==> flow/design.v <==
`timescale 1ns / 1ps
module fixed_point_linear #(
    parameter INTEGER_W = 16,
    parameter FRACTIONAL_W = 16,
    parameter VALUE_OG_WIDTH = INTEGER_W + FRACTIONAL_W,
    parameter K_WIDTH = 32,  
    parameter B_WIDTH = INTEGER_W + FRACTIONAL_W,
    parameter VALUE_OUT_WIDTH = INTEGER_W + FRACTIONAL_W,
    parameter MULT_RESULT_WIDTH = VALUE_OG_WIDTH + K_WIDTH
) (
    input  logic clk,
    input  logic rst_n,
    input  logic signed [VALUE_OG_WIDTH-1:0] value_og,
    input  logic signed [K_WIDTH-1:0] k,
    input  logic signed [B_WIDTH-1:0] b,
    input  logic                      valid_i,
    output logic                      ready_o,
    input  logic                      ready_i,
    output logic                      valid_o,
    output logic signed [VALUE_OUT_WIDTH-1:0] value_out
);
    logic signed [VALUE_OG_WIDTH-1:0] value_og_reg;
    logic signed [K_WIDTH-1:0] k_reg;
    logic signed [B_WIDTH-1:0] b_reg;
    logic signed [MULT_RESULT_WIDTH-1:0] multiplication_reg;
    logic signed [MULT_RESULT_WIDTH-1:0] scaled_mult_reg;
    logic signed [VALUE_OUT_WIDTH-1:0] value_out_reg;
    logic valid_stage1, valid_stage2, valid_stage3, valid_stage4;
    logic signed [MULT_RESULT_WIDTH-1:0] multiplication;
    logic signed [MULT_RESULT_WIDTH-1:0] scaled_mult;
    logic signed [MULT_RESULT_WIDTH-1:0] addition;
    logic signed [VALUE_OUT_WIDTH-1:0] max_positive;
    logic signed [VALUE_OUT_WIDTH-1:0] max_negative;
    assign ready_o = ~valid_stage1 || (valid_stage1 && ready_i);
    always_ff @(posedge clk) begin
        if (!rst_n) begin
            value_og_reg <= '0;
            k_reg <= '0;
            b_reg <= '0;
            valid_stage1 <= 1'b0;
        end else begin
            if (ready_o) begin  
                value_og_reg <= value_og;
                k_reg <= k;
                b_reg <= b;
                valid_stage1 <= valid_i;
            end
        end
    end
    always_ff @(posedge clk) begin
        if (!rst_n) begin
            multiplication_reg <= '0;
            valid_stage2 <= 1'b0;
        end else begin
            if (valid_stage1) begin  
                multiplication_reg <= value_og_reg * k_reg;
                valid_stage2 <= valid_stage1;
            end else begin
                valid_stage2 <= 1'b0;
            end
        end
    end
    assign multiplication = multiplication_reg;
    always_ff @(posedge clk) begin
        if (!rst_n) begin
            scaled_mult_reg <= '0;
            valid_stage3 <= 1'b0;
        end else begin
            if (valid_stage2) begin  
                scaled_mult_reg <= multiplication >>> FRACTIONAL_W;  
                valid_stage3 <= valid_stage2;
            end else begin
                valid_stage3 <= 1'b0;
            end
        end
    end
    assign scaled_mult = scaled_mult_reg;
    always_ff @(posedge clk) begin
        if (!rst_n) begin
            value_out_reg <= '0;
            valid_stage4 <= 1'b0;
        end else begin
            if (valid_stage3) begin  
                addition = scaled_mult + {{(MULT_RESULT_WIDTH-B_WIDTH){b_reg[B_WIDTH-1]}}, b_reg};
                max_positive = (1 << (VALUE_OUT_WIDTH-1)) - 1;   
                max_negative = -(1 << (VALUE_OUT_WIDTH-1));      
                if ($signed(addition) > $signed(max_positive)) begin
                    value_out_reg <= max_positive;
                end else if ($signed(addition) < $signed(1'b0)) begin
                    value_out_reg <= 0;
                end else begin
                    value_out_reg <= addition[VALUE_OUT_WIDTH-1:0];
                end
                valid_stage4 <= valid_stage3;
            end else begin
                valid_stage4 <= 1'b0;
            end
        end
    end
    always_ff @(posedge clk) begin
        if (!rst_n) begin
            valid_o <= 1'b0;
            value_out <= '0;
        end else begin
            if (ready_i) begin  
                valid_o <= valid_stage4;
                value_out <= value_out_reg;
            end
        end
    end
endmodule
`timescale 1ns / 1ps
module fifo #(
    parameter DATA_WIDTH = 32,
    parameter DEPTH = 16,
    parameter START_NUMBER = 0
)(
    input  logic clk,
    input  logic reset_n,
    output  logic [DATA_WIDTH-1:0] s_axis_tdata,
    output  logic s_axis_tvalid,
    input logic s_axis_tready,
    input logic [DATA_WIDTH-1:0] m_axis_tdata,
    input logic m_axis_tvalid,
    output  logic m_axis_tready
);
    logic [DATA_WIDTH-1:0] mem [0:DEPTH-1];
    logic [$clog2(DEPTH)-1:0] wr_ptr;
    logic [$clog2(DEPTH)-1:0] rd_ptr;
    logic [$clog2(DEPTH):0] count;
    logic full, empty;
    assign full = (count == DEPTH);
    assign empty = (count == 0);
    assign m_axis_tready = !full;  
    assign s_axis_tvalid = (!empty);
    always_ff @(posedge clk or negedge reset_n) begin
        if (!reset_n) begin
            wr_ptr <= 0;
            rd_ptr <= 0;
            count <= START_NUMBER;
            s_axis_tdata <= 0;
        end else begin
            if (m_axis_tvalid && m_axis_tready) begin
                mem[wr_ptr] <= m_axis_tdata;
                wr_ptr <= (wr_ptr == DEPTH-1) ? 0 : wr_ptr + 1;
            end
            if (s_axis_tvalid && s_axis_tready ) begin
                s_axis_tdata <= mem[rd_ptr];
                rd_ptr <= (rd_ptr == DEPTH-1) ? 0 : rd_ptr + 1;
            end
            case ({m_axis_tvalid && m_axis_tready, s_axis_tvalid && s_axis_tready})
                2'b01: count <= count - 1;   
                2'b10: count <= count + 1;   
                2'b11: count <= count;       
                default: ;                   
            endcase
        end
    end
endmodule
`timescale 1ns / 1ps
module parallel_DAC #(     
    parameter FIFO_DEPTH = 4,
    parameter DATA_WIDTH = 32,
    parameter START_NUMBER = 4       
)(
    input logic      in_clk,
    input logic      in_reset,
    input logic      in_sdo, 
    input logic [DATA_WIDTH-1:0] in_data,
    input logic      valid, 
    output logic      ready,
    output logic     out_sclk,
    output logic     out_ss,
    output logic     out_sdio,
    output logic     out_busy,
    output logic        sel_1_0,
    output logic        sel_1_1,
    output logic        sel_2_0,
    output logic        sel_2_1,
    output logic        AS2_r,
    output logic [15:0] out_data
);
    logic      in_start;
    logic [5:0] timer;
    logic sclk, sclk_buf;
    logic sdio, ss, busy;
    logic [15:0] dout;
    logic [7:0] counter_data;
    logic [3:0] timer_sclk;
    logic [5:0] timer_delay;
    logic [15:0] data;
    logic sclk_pos; assign sclk_pos = ~sclk_buf & sclk;
    logic sclk_neg; assign sclk_neg = ~sclk & sclk_buf;
    logic     data_went;
    assign data [15:0] = in_data[15:0];
    assign out_sdio = sdio;
    assign out_sclk = sclk;
    assign out_ss = ss;
    assign out_busy = busy;
    logic [2:0] sel_r;
    logic block;
    always_ff @(posedge in_clk or negedge in_reset) begin
        if(!in_reset) begin
            timer_sclk <= 4'd0;
        end else begin
            timer_sclk <= (in_start && (timer_sclk < 4'd5)) ? 
                         timer_sclk + 1 : 4'd0;
        end
    end
    always_ff @(posedge in_clk or negedge in_reset) begin
        if(!in_reset) begin
            in_start <= 'd0;
        end else if (valid && ready ) begin
            in_start <= 1'b1;
        end else if (timer_delay == 6'd30 )
            in_start <= 'd0;
    end
    always_ff @(posedge in_clk or negedge in_reset) begin
        if(!in_reset) begin
            out_data <= 'd0;
        end else if (in_start) begin
            if (timer_delay == 6'd29) begin
                out_data <= data;
            end 
        end
    end
    always_ff @(posedge in_clk or negedge in_reset) begin
        if(!in_reset) begin
            sclk <= 1'b1;
        end else begin
            if(in_start) begin
                if(timer_sclk == 4'd4 && counter_data != 8'd16) 
                    sclk <= ~sclk;
                else if(counter_data == 8'd16) 
                    sclk <= 1'b1;
            end else begin
                sclk <= 1'b1;
            end
        end
    end
    always_ff @(posedge in_clk or negedge in_reset) begin
        if(!in_reset) begin
            sclk_buf <= 1'b1;
        end else begin
            sclk_buf <= sclk;
        end
    end
    always_ff @(posedge in_clk or negedge in_reset) begin
        if(!in_reset) begin
            counter_data <= 8'd0;
        end else begin
            if(in_start) begin
                if(sclk_pos && (counter_data < 8'd16)) 
                    counter_data <= counter_data + 1;
                else if( !in_start)
                    counter_data <= 8'd0;
            end else begin
                counter_data <= 8'd0;
            end
        end
    end
    always_ff @(posedge in_clk or negedge in_reset) begin
        if(!in_reset) begin
            dout <= 16'd0;
            block <= 0;
        end else begin
            if(in_start && !block) begin
                if(counter_data == 8'd0) begin
                    dout <= in_data[31:16];
                end else if((counter_data > 0) && (counter_data < 16) && sclk_neg) begin
                    dout <= {dout[14:0], 1'b0};
                end else if(counter_data == 16)
                 block <= 1'b1;   
            end else if (!in_start) begin
                block <= 1'b0;
            end
        end
    end
        always_comb begin
        if(!in_reset) begin
            ready <= 1'b0;
        end else begin
            if (valid && !in_start) begin
                ready <= 1'b1;
            end else  begin
                ready <= 1'b0;
            end
        end
    end
    always_ff @(posedge in_clk or negedge in_reset) begin
        if(!in_reset) begin
            sdio <= 1'b0;
        end else begin
            sdio <= (in_start) ? dout[15] : 1'b0;
        end
    end
    always_ff @(posedge in_clk or negedge in_reset) begin
        if(!in_reset) begin
            timer_delay <= 6'd0;
        end else begin
            if(in_start) begin
                if((counter_data == 8'd16) && (timer_delay < 6'd30)) 
                    timer_delay <= timer_delay + 1;
                else if(counter_data != 8'd16) 
                    timer_delay <= 6'd0;
            end else begin
                timer_delay <= 6'd0;
            end
        end
    end
    always_ff @(posedge in_clk or negedge in_reset) begin
        if(!in_reset) begin
            ss <= 1'b1;
        end else begin
            ss <= (busy) ? 1'b0 : 1'b1;
        end
    end
    always_ff @(posedge in_clk or negedge in_reset) begin
        if(!in_reset) begin
            busy <= 1'b0;
            data_went <= 1'b0; 
        end else begin
            if( in_start) begin
                busy <= (timer_delay != 6'd30);          
                data_went <= (timer_delay == 6'd29); 
            end else begin
                busy <= 1'b0;
            end
        end
    end
     always_ff @(posedge in_clk) begin
    if (!in_reset) begin
        sel_r <= 'b0;
        AS2_r <= 1'b0;
    end else if (data_went) begin
            sel_r<=sel_r + 1'b1;
       end else if(sel_r == 3'b010) begin
            AS2_r <= 1'b1;
        end else if(sel_r == 3'b100) begin
            sel_r <= 'b0;
            AS2_r <= 1'b0;
        end
end
assign sel_1_0 = (sel_r == 3'b001);
assign sel_1_1 = (sel_r == 3'b010);
assign sel_2_0 = (sel_r == 3'b011);
assign sel_2_1 = (sel_r == 3'b100);
endmodule
`timescale 1ns / 1ps
module top#(       
    parameter FIFO_DEPTH = 16,
    parameter DATA_WIDTH = 32,
    parameter START_NUMBER = 0    
)(
    input  logic        GCLK,
    input  logic        OTG_RESETN,
    input  logic [DATA_WIDTH-1:0] wdatax,
    input  logic [DATA_WIDTH-1:0] wdatay,
    input  logic        validx,
    input  logic        validy,
    input  logic [DATA_WIDTH-1:0] kx_u,
    input  logic [DATA_WIDTH-1:0] bx_u,
    input  logic [DATA_WIDTH-1:0] kx_c,
    input  logic [DATA_WIDTH-1:0] bx_c,
    input  logic [DATA_WIDTH-1:0] ky_u,
    input  logic [DATA_WIDTH-1:0] by_u,
    input  logic [DATA_WIDTH-1:0] ky_c,
    input  logic [DATA_WIDTH-1:0] by_c,
    output logic        sel_1_0,
    output logic        sel_1_1,
    output logic        sel_2_0,
    output logic        sel_2_1,
    output logic        AS2_r,
    output  logic       wready,
    output logic        JB1,
    output logic        JB2,
    output logic        JB3,
    output logic        JB4,
    output logic        JB7,
    output logic        JB8,
    output logic        JB9,
    output logic        JB10,
    output logic        JA1,
    output logic        JA2,
    output logic        JA3,
    output logic        JA4,
    output logic        JA7,
    output logic        JA8,
    output logic        JA9,
    output logic        JA10,
    output logic        JC1_N,
    output logic        JC1_P,
        input logic        JC2_N,
    output logic        JC2_P,
    output logic        JC3_P
);
 assign JC1_P = 1'b0;
 logic [31:0]  in_data;
 logic  in_valid;
 logic in_ready;
    logic                  u_ready;
    logic                  u_valid;
    logic [DATA_WIDTH-1:0] u_data;
    logic                  c_ready;
    logic                  c_valid;
    logic [DATA_WIDTH-1:0] c_data;  
    logic [DATA_WIDTH-1:0] k_u;
    logic [DATA_WIDTH-1:0] b_u;
    logic [DATA_WIDTH-1:0] k_c;
    logic [DATA_WIDTH-1:0] b_c;
    logic [DATA_WIDTH-1:0] wdata;
    logic  wvalid;
    logic  store_valid;
    logic  done; 
always_ff @(posedge GCLK or negedge OTG_RESETN) begin
    if (!OTG_RESETN) begin
        store_valid <= 1'b0;
        done<= 1'b0;
    end else begin
        if (validx && validy) begin
            store_valid <= validy;
            done <= validy;
        end else if (!validx && !validy && u_valid) begin
            done <= store_valid;
            store_valid <=1'b0;
        end
    end
end
always_ff @(posedge GCLK or negedge OTG_RESETN) begin
        if (!OTG_RESETN) begin
        wdata <= '0;
        k_u <= '0;
        b_u <= '0;
        k_c <= '0;
        b_c <= '0;
        wvalid <= 1'b0;
    end else if (validx) begin
        wdata <= wdatax;
        k_u <= kx_u;
        b_u <= bx_u;
        wvalid <= validx;
    end else if (u_valid) begin
        if (store_valid) begin
            wdata <= wdatay;
            k_u <= ky_u;
            b_u <= by_u;
            k_c <= kx_c;
            b_c <= bx_c;
            wvalid <= u_valid;
        end else if (done) begin
            k_c <= ky_c;
            b_c <= by_c;
        end
    end else begin
        wdata <= '0;
        wvalid <= 1'b0;
    end
end
parallel_DAC #(
    .FIFO_DEPTH(FIFO_DEPTH),
    .DATA_WIDTH(DATA_WIDTH),
    .START_NUMBER(START_NUMBER)
)dac_inst (
    .in_clk(GCLK),
    .in_reset(OTG_RESETN),
    .in_sdo(JC2_N), 
    .in_data(in_data),
    .out_sclk(JC2_P),
    .out_ss(JC1_N),
    .out_sdio(JC3_P),
    .out_busy(),
    .AS2_r(AS2_r),
    .valid(in_valid), 
    .sel_1_0(sel_1_0),
    .sel_1_1(sel_1_1),
    .sel_2_0(sel_2_0),
    .sel_2_1(sel_2_1),
    .ready(in_ready),
    .out_data({JA1,JA2,JA3,JA4,JA7,JA8,JA9,JA10,JB1,JB2,JB3,JB4,JB7,JB8,JB9,JB10})
);
    fifo #(
        .DATA_WIDTH(DATA_WIDTH),
        .DEPTH(FIFO_DEPTH)
    ) fifo_inst (
        .clk(GCLK),
        .reset_n(OTG_RESETN),
        .s_axis_tdata(in_data),
        .s_axis_tvalid(in_valid),
        .s_axis_tready(in_ready),
        .m_axis_tdata({wdata[31:16],c_data[31:16]}),
        .m_axis_tvalid(c_valid),
        .m_axis_tready(c_ready)
    );
fixed_point_linear mult_u (
    .clk(GCLK),
    .rst_n(OTG_RESETN),
    .value_og({wdata[15:0],16'b0}),
    .k(k_u),
    .b(b_u),
    .valid_i(wvalid),
    .ready_o(wready),
    .ready_i(u_ready),
    .valid_o(u_valid),
    .value_out(u_data)
);
fixed_point_linear mult_code (
    .clk(GCLK),
    .rst_n(OTG_RESETN),
    .value_og(u_data),
    .k(k_c),
    .b(b_c),
    .valid_i(u_valid),
    .ready_o(u_ready),
    .ready_i(c_ready),
    .valid_o(c_valid),
    .value_out(c_data)
);
endmodule
[Tool chain data of top]
The steps from the RTL of top to its reports follow in flow order.
Line numbers count from 1 in the design file above.
Cell names lack the library's common part.
The mark - stands for no value.
Design
  top module: top
  clock port: GCLK
  cell library: sky130hd
  corner: tt_025C_1v80

[Elaborated design]
Counts by Yosys on the flattened word-level netlist (proc, flatten, opt, wreduce). Print and check cells are left out.
Word-level totals
  bits in registers: 1320
Cells by class
  add/subtract/negate cells: 10
  multiply operators: 2
  magnitude comparators: 9
  eq/ne operators: 52
  muxes and demuxes: 61
  bitwise gates (word level): 8
  reductions and logical operators: 59
Operators by type and width (number)
  32-bit by 32-bit multiplier with 64-bit output: 1
  16-bit by 32-bit multiplier with 48-bit output: 1
  32-bit 2-to-1 mux: 17
  32-bit parallel mux with 16-bit select: 1
  64-bit by 1-bit < comparator with 1-bit output (second input constant): 2
  64-bit by 32-bit greater-than comparator with 1-bit output (second input constant): 2
  48-bit by 32-bit adder with 49-bit output: 2
  4-bit equality test (second input constant): 16
  3-bit AND reduction: 17
  4-bit by 3-bit equality test with 1-bit output (second input constant): 9
  16-bit 2-to-1 mux: 2
  1-bit 2-to-1 mux: 29
  2-bit nonzero test: 9
  6-bit 2-to-1 mux: 3
  4-bit by 2-bit equality test with 1-bit output (second input constant): 4
  8-bit by 5-bit < comparator with 1-bit output (second input constant): 2
  8-bit 2-to-1 mux: 2
  1-bit logical AND: 15
  4-bit by 1-bit adder with 4-bit output (second input constant): 3
  6-bit by 5-bit equality test with 1-bit output (second input constant): 2
  4-bit 2-to-1 mux: 3
  2-bit AND reduction: 5
  5-bit parallel mux with 2-bit select: 1
  3-bit inequality test (second input constant): 3
  3-bit 2-to-1 mux: 3
  2-bit inequality test (second input constant): 4
  4-bit by 1-bit equality test with 1-bit output (second input constant): 2
  4-bit zero test: 2
Other operator kinds: 25; their cells: 39.

[Logic depth]
Longest topological path by Yosys (ltp), each cell counted once; first at word level (registers and memories cut), then after technology mapping (sequential cells cut; the memories' decode and read muxes count).
Depth
  word-level depth: 8
  ABC_AREA: 0
  mapped depth: 30

[After synthesis]
The flow's flattened synthesis, as Yosys stat reports it; memories are mapped. The netlist is that of the ABC_AREA named above (0 if unset); the other value can give another one.
Totals and module areas in this step are rounded.
Mapped netlist
  standard cells after synthesis: 10311
  synthesis area: 100000 um^2
  area of sequential cells: 32000 um^2
  flip-flop cells: 1256
  buffers: 591
Cells by type
  fa_1: number 1570, area in all 3.14E+04 um^2
  edfxtp_1: number 512, area in all 1.54E+04 um^2
  dfxtp_1: number 478, area in all 9.57E+03 um^2
  dfrtp_1: number 263, area in all 6.58E+03 um^2
  nand2_1: number 1510, area in all 5.67E+03 um^2
  inv_1: number 1479, area in all 5.55E+03 um^2
  ha_1: number 415, area in all 5192.48 um^2
  and2_1: number 727, area in all 4.55E+03 um^2
  mux2i_1: number 346, area in all 3.46E+03 um^2
  a21oi_1: number 514, area in all 2.57E+03 um^2
  clkbuf_1: number 547, area in all 2.05E+03 um^2
  o21ai_0: number 300, area in all 1501.44 um^2
  nor2_1: number 354, area in all 1.33E+03 um^2
  a22oi_1: number 163, area in all 1.22E+03 um^2
  xnor2_1: number 123, area in all 1.08E+03 um^2
  a21o_1: number 95, area in all 713.184 um^2
  xor2_1: number 64, area in all 560.538 um^2
  nand4_1: number 79, area in all 494.224 um^2
Not listed: further types 75, cells in them 772.
The figures by module come from a second, unflattened synthesis with its own total; it is not the netlist above.
Unflattened totals
  cells (unflattened synthesis): 12527
  area total of the unflattened synthesis: 130000 um^2
Each row is one instance without its submodules.
By module
  fixed_point_linear: instances 2, cells 5142, area 47000 um^2, sequential area 5200 um^2
  fifo: instances 1, cells 1340, area 22000 um^2, sequential area 17000 um^2
  top: instances 1, cells 639, area 7900 um^2, sequential area 4100 um^2
  parallel_DAC: instances 1, cells 264, area 2900 um^2, sequential area 1500 um^2

[Path before layout]
Path of least setup slack by OpenSTA after synthesis, without wires, with an ideal clock, recovery checks aside; 20% of the period is set as input and as output delay. Where synthesis merged equal registers, the netlist keeps one of their names.
Path after synthesis
  path kind: register -> register
  from: reg mult_code.k_reg[2]
  to: reg mult_code.multiplication_reg[60]
  clock period: 10000 ps
  library setup time: 124 ps
  arrival time: 7679 ps
  path slack: 2197 ps
  path delay: 7803 ps
  driving pins on the path: 27
  buffers on the path: 1
  synthesis period reached: 7803 ps
"path delay" = arrival - input delay + setup time.
"driving pins on the path": output pins that drive a net of the path, with the launching flip-flop's if there is one; two outputs of one cell count as two.
"synthesis period reached" = period - worst setup slack (recovery checks aside). The figure is calculated, with input and output delays left at 20% of the set period.
The rows between start and end are the longest chain of elaborated cells between them; the timing report does not say that the signal goes this way. Where chains are equally long, one stands for them.
Each line given opens the expression or statement behind the cell; cells for indexed reads and writes are added by Yosys, which also makes memories of some case tables.
Between the ends, after synthesis
  path through: dfxtp_1 > clkbuf_1 > nand2_1 > inv_1 > fa_1 > fa_1 > fa_1 > fa_1 > inv_1 > fa_1 > inv_1 > fa_1 > inv_1 > fa_1 > inv_1 > fa_1 > ha_1 > a21o_1 > a21oi_1 > and3_1 > o211ai_1 > a41oi_1 > nand3b_1 > o21ai_0 > a21o_1 > a211oi_1 > o31ai_1
  cells in the longest elaborated chain: 1
  elaborated cells on any way between the ends: 1
  source lines of those cells: 1
RTL lines, path after synthesis
  start, declared: RTL line 23  | logic signed [K_WIDTH-1:0] k_reg;
  start, assigned: RTL line 38  | k_reg <= '0;
  start, assigned: RTL line 44  | k_reg <= k;
  32-bit by 32-bit multiplier with 64-bit output: RTL line 56  | multiplication_reg <= value_og_reg * k_reg;
  end, assigned: RTL line 52  | multiplication_reg <= '0;
  end, assigned: RTL line 56
  end, declared: RTL line 25  | logic signed [MULT_RESULT_WIDTH-1:0] multiplication_reg;

[Worst path after layout]
From the final timing report of record 1: the path of least setup slack in the routed layout; clock arrival at registers is part of the times.
The report prints the path's times to 10 ps; the period is as set.
Path after layout
  path kind: register -> register
  from: reg mult_code.value_og_reg[15]
  to: reg mult_code.multiplication_reg[61]
  clock period: 16000 ps
  library setup time: 150 ps
  arrival time: 10450 ps
  path slack: 6180 ps
  driving pins on the path: 27
  buffers on the path: 1
The rows between start and end are the longest chain of elaborated cells between them; the timing report does not say that the signal goes this way. Where chains are equally long, one stands for them.
Between the ends, after layout
  path through: dfxtp_1 > buf_4 > nand2_1 > fa_1 > fa_1 > fa_1 > fa_1 > inv_1 > fa_1 > inv_1 > fa_1 > inv_1 > fa_1 > fa_1 > ha_1 > nand4_1 > a21oi_1 > nor3_1 > a21boi_1 > o2111ai_1 > a211oi_1 > a211oi_1 > o21ai_1 > a311oi_1 > xnor2_1 > mux2i_1 > nor2_1
  cells in the longest elaborated chain: 1
  elaborated cells on any way between the ends: 1
  source lines of those cells: 1
RTL lines, path after layout
  start, declared: RTL line 22  | logic signed [VALUE_OG_WIDTH-1:0] value_og_reg;
  start, assigned: RTL line 37  | value_og_reg <= '0;
  start, assigned: RTL line 43  | value_og_reg <= value_og;
  32-bit by 32-bit multiplier with 64-bit output: RTL line 56  | multiplication_reg <= value_og_reg * k_reg;
  end, assigned: RTL line 52  | multiplication_reg <= '0;
  end, assigned: RTL line 56
  end, declared: RTL line 25  | logic signed [MULT_RESULT_WIDTH-1:0] multiplication_reg;

Ticket comment

Measured results for top: 3 stored runs of the Yosys and OpenROAD flow on sky130hd. The settings differ; the order carries no meaning. The constraints put input and output delay at 20% of the set period each and load the outputs with 0.01 pF.
By "period achieved" is meant the clock period of the run minus its worst setup slack. This is arithmetic on one report: input and output delays are still those of the set period (20% each).
By "time of the worst setup path" is meant the share of the clock period that the worst setup path is allowed (20% is reserved at inputs, 20% at outputs), minus its slack. Clock arrival times at its registers enter into it.
"overall power" rests on the timing tool's default activity at the inputs, not on a simulated workload.
"time of the worst setup path" is known to 10 ps.
The results are shown rounded.

==> record 1: settings <==
{ "CAP_MARGIN": 35, "CELL_PAD_IN_SITES_DETAIL_PLACEMENT": 2, "CELL_PAD_IN_SITES_GLOBAL_PLACEMENT": 2, "CORE_MARGIN": 6, "CORE_UTILIZATION": 43, "CTS_CLUSTER_DIAMETER": 242, "CTS_CLUSTER_SIZE": 10, "GPL_ROUTABILITY_DRIVEN": 0, "MIN_ROUTING_LAYER": "met1", "PLACE_DENSITY_LB_ADDON": 0.29, "SETUP_SLACK_MARGIN": 1.69, "SLEW_MARGIN": 5, "period_ns": 16.0 }
==> record 1: results <==
netlist area reported by Yosys: 100000 um^2
die footprint: 250000 um^2
utilization after routing: 48%
setup slack of the critical path: 6200 ps
total negative slack on setup checks: 0 ps
worst hold slack: 370 ps
overall power: 9500 uW
period achieved: 9818 ps
time of the worst setup path: 9820 ps
critical path kind: register -> register

==> record 2: settings <==
{ "CELL_PAD_IN_SITES_DETAIL_PLACEMENT": 0, "CORE_MARGIN": 6, "CORE_UTILIZATION": 34, "CTS_CLUSTER_DIAMETER": 284, "GPL_TIMING_DRIVEN": 1, "SETUP_SLACK_MARGIN": 1.3, "period_ns": 10.7, "CAP_MARGIN": 20, "SLEW_MARGIN": 20 }
==> record 2: results <==
netlist area reported by Yosys: 100000 um^2
die footprint: 320000 um^2
utilization after routing: 38%
setup slack of the critical path: 1700 ps
total negative slack on setup checks: 0 ps
worst hold slack: 370 ps
overall power: 14000 uW
period achieved: 9011 ps
time of the worst setup path: 9010 ps
critical path kind: register -> register

==> record 3: settings <==
{ "CELL_PAD_IN_SITES_GLOBAL_PLACEMENT": 3, "CORE_UTILIZATION": 39, "GPL_TIMING_DRIVEN": 1, "PLACE_DENSITY_LB_ADDON": 0.01, "SETUP_SLACK_MARGIN": 2.62, "SLEW_MARGIN": 5, "TNS_END_PERCENT": 35, "period_ns": 14.2, "CAP_MARGIN": 20, "CORE_MARGIN": 2 }
==> record 3: results <==
netlist area reported by Yosys: 100000 um^2
die footprint: 270000 um^2
utilization after routing: 44%
setup slack of the critical path: 4100 ps
total negative slack on setup checks: 0 ps
worst hold slack: 380 ps
overall power: 11000 uW
period achieved: 10083 ps
time of the worst setup path: 10080 ps
critical path kind: register -> register
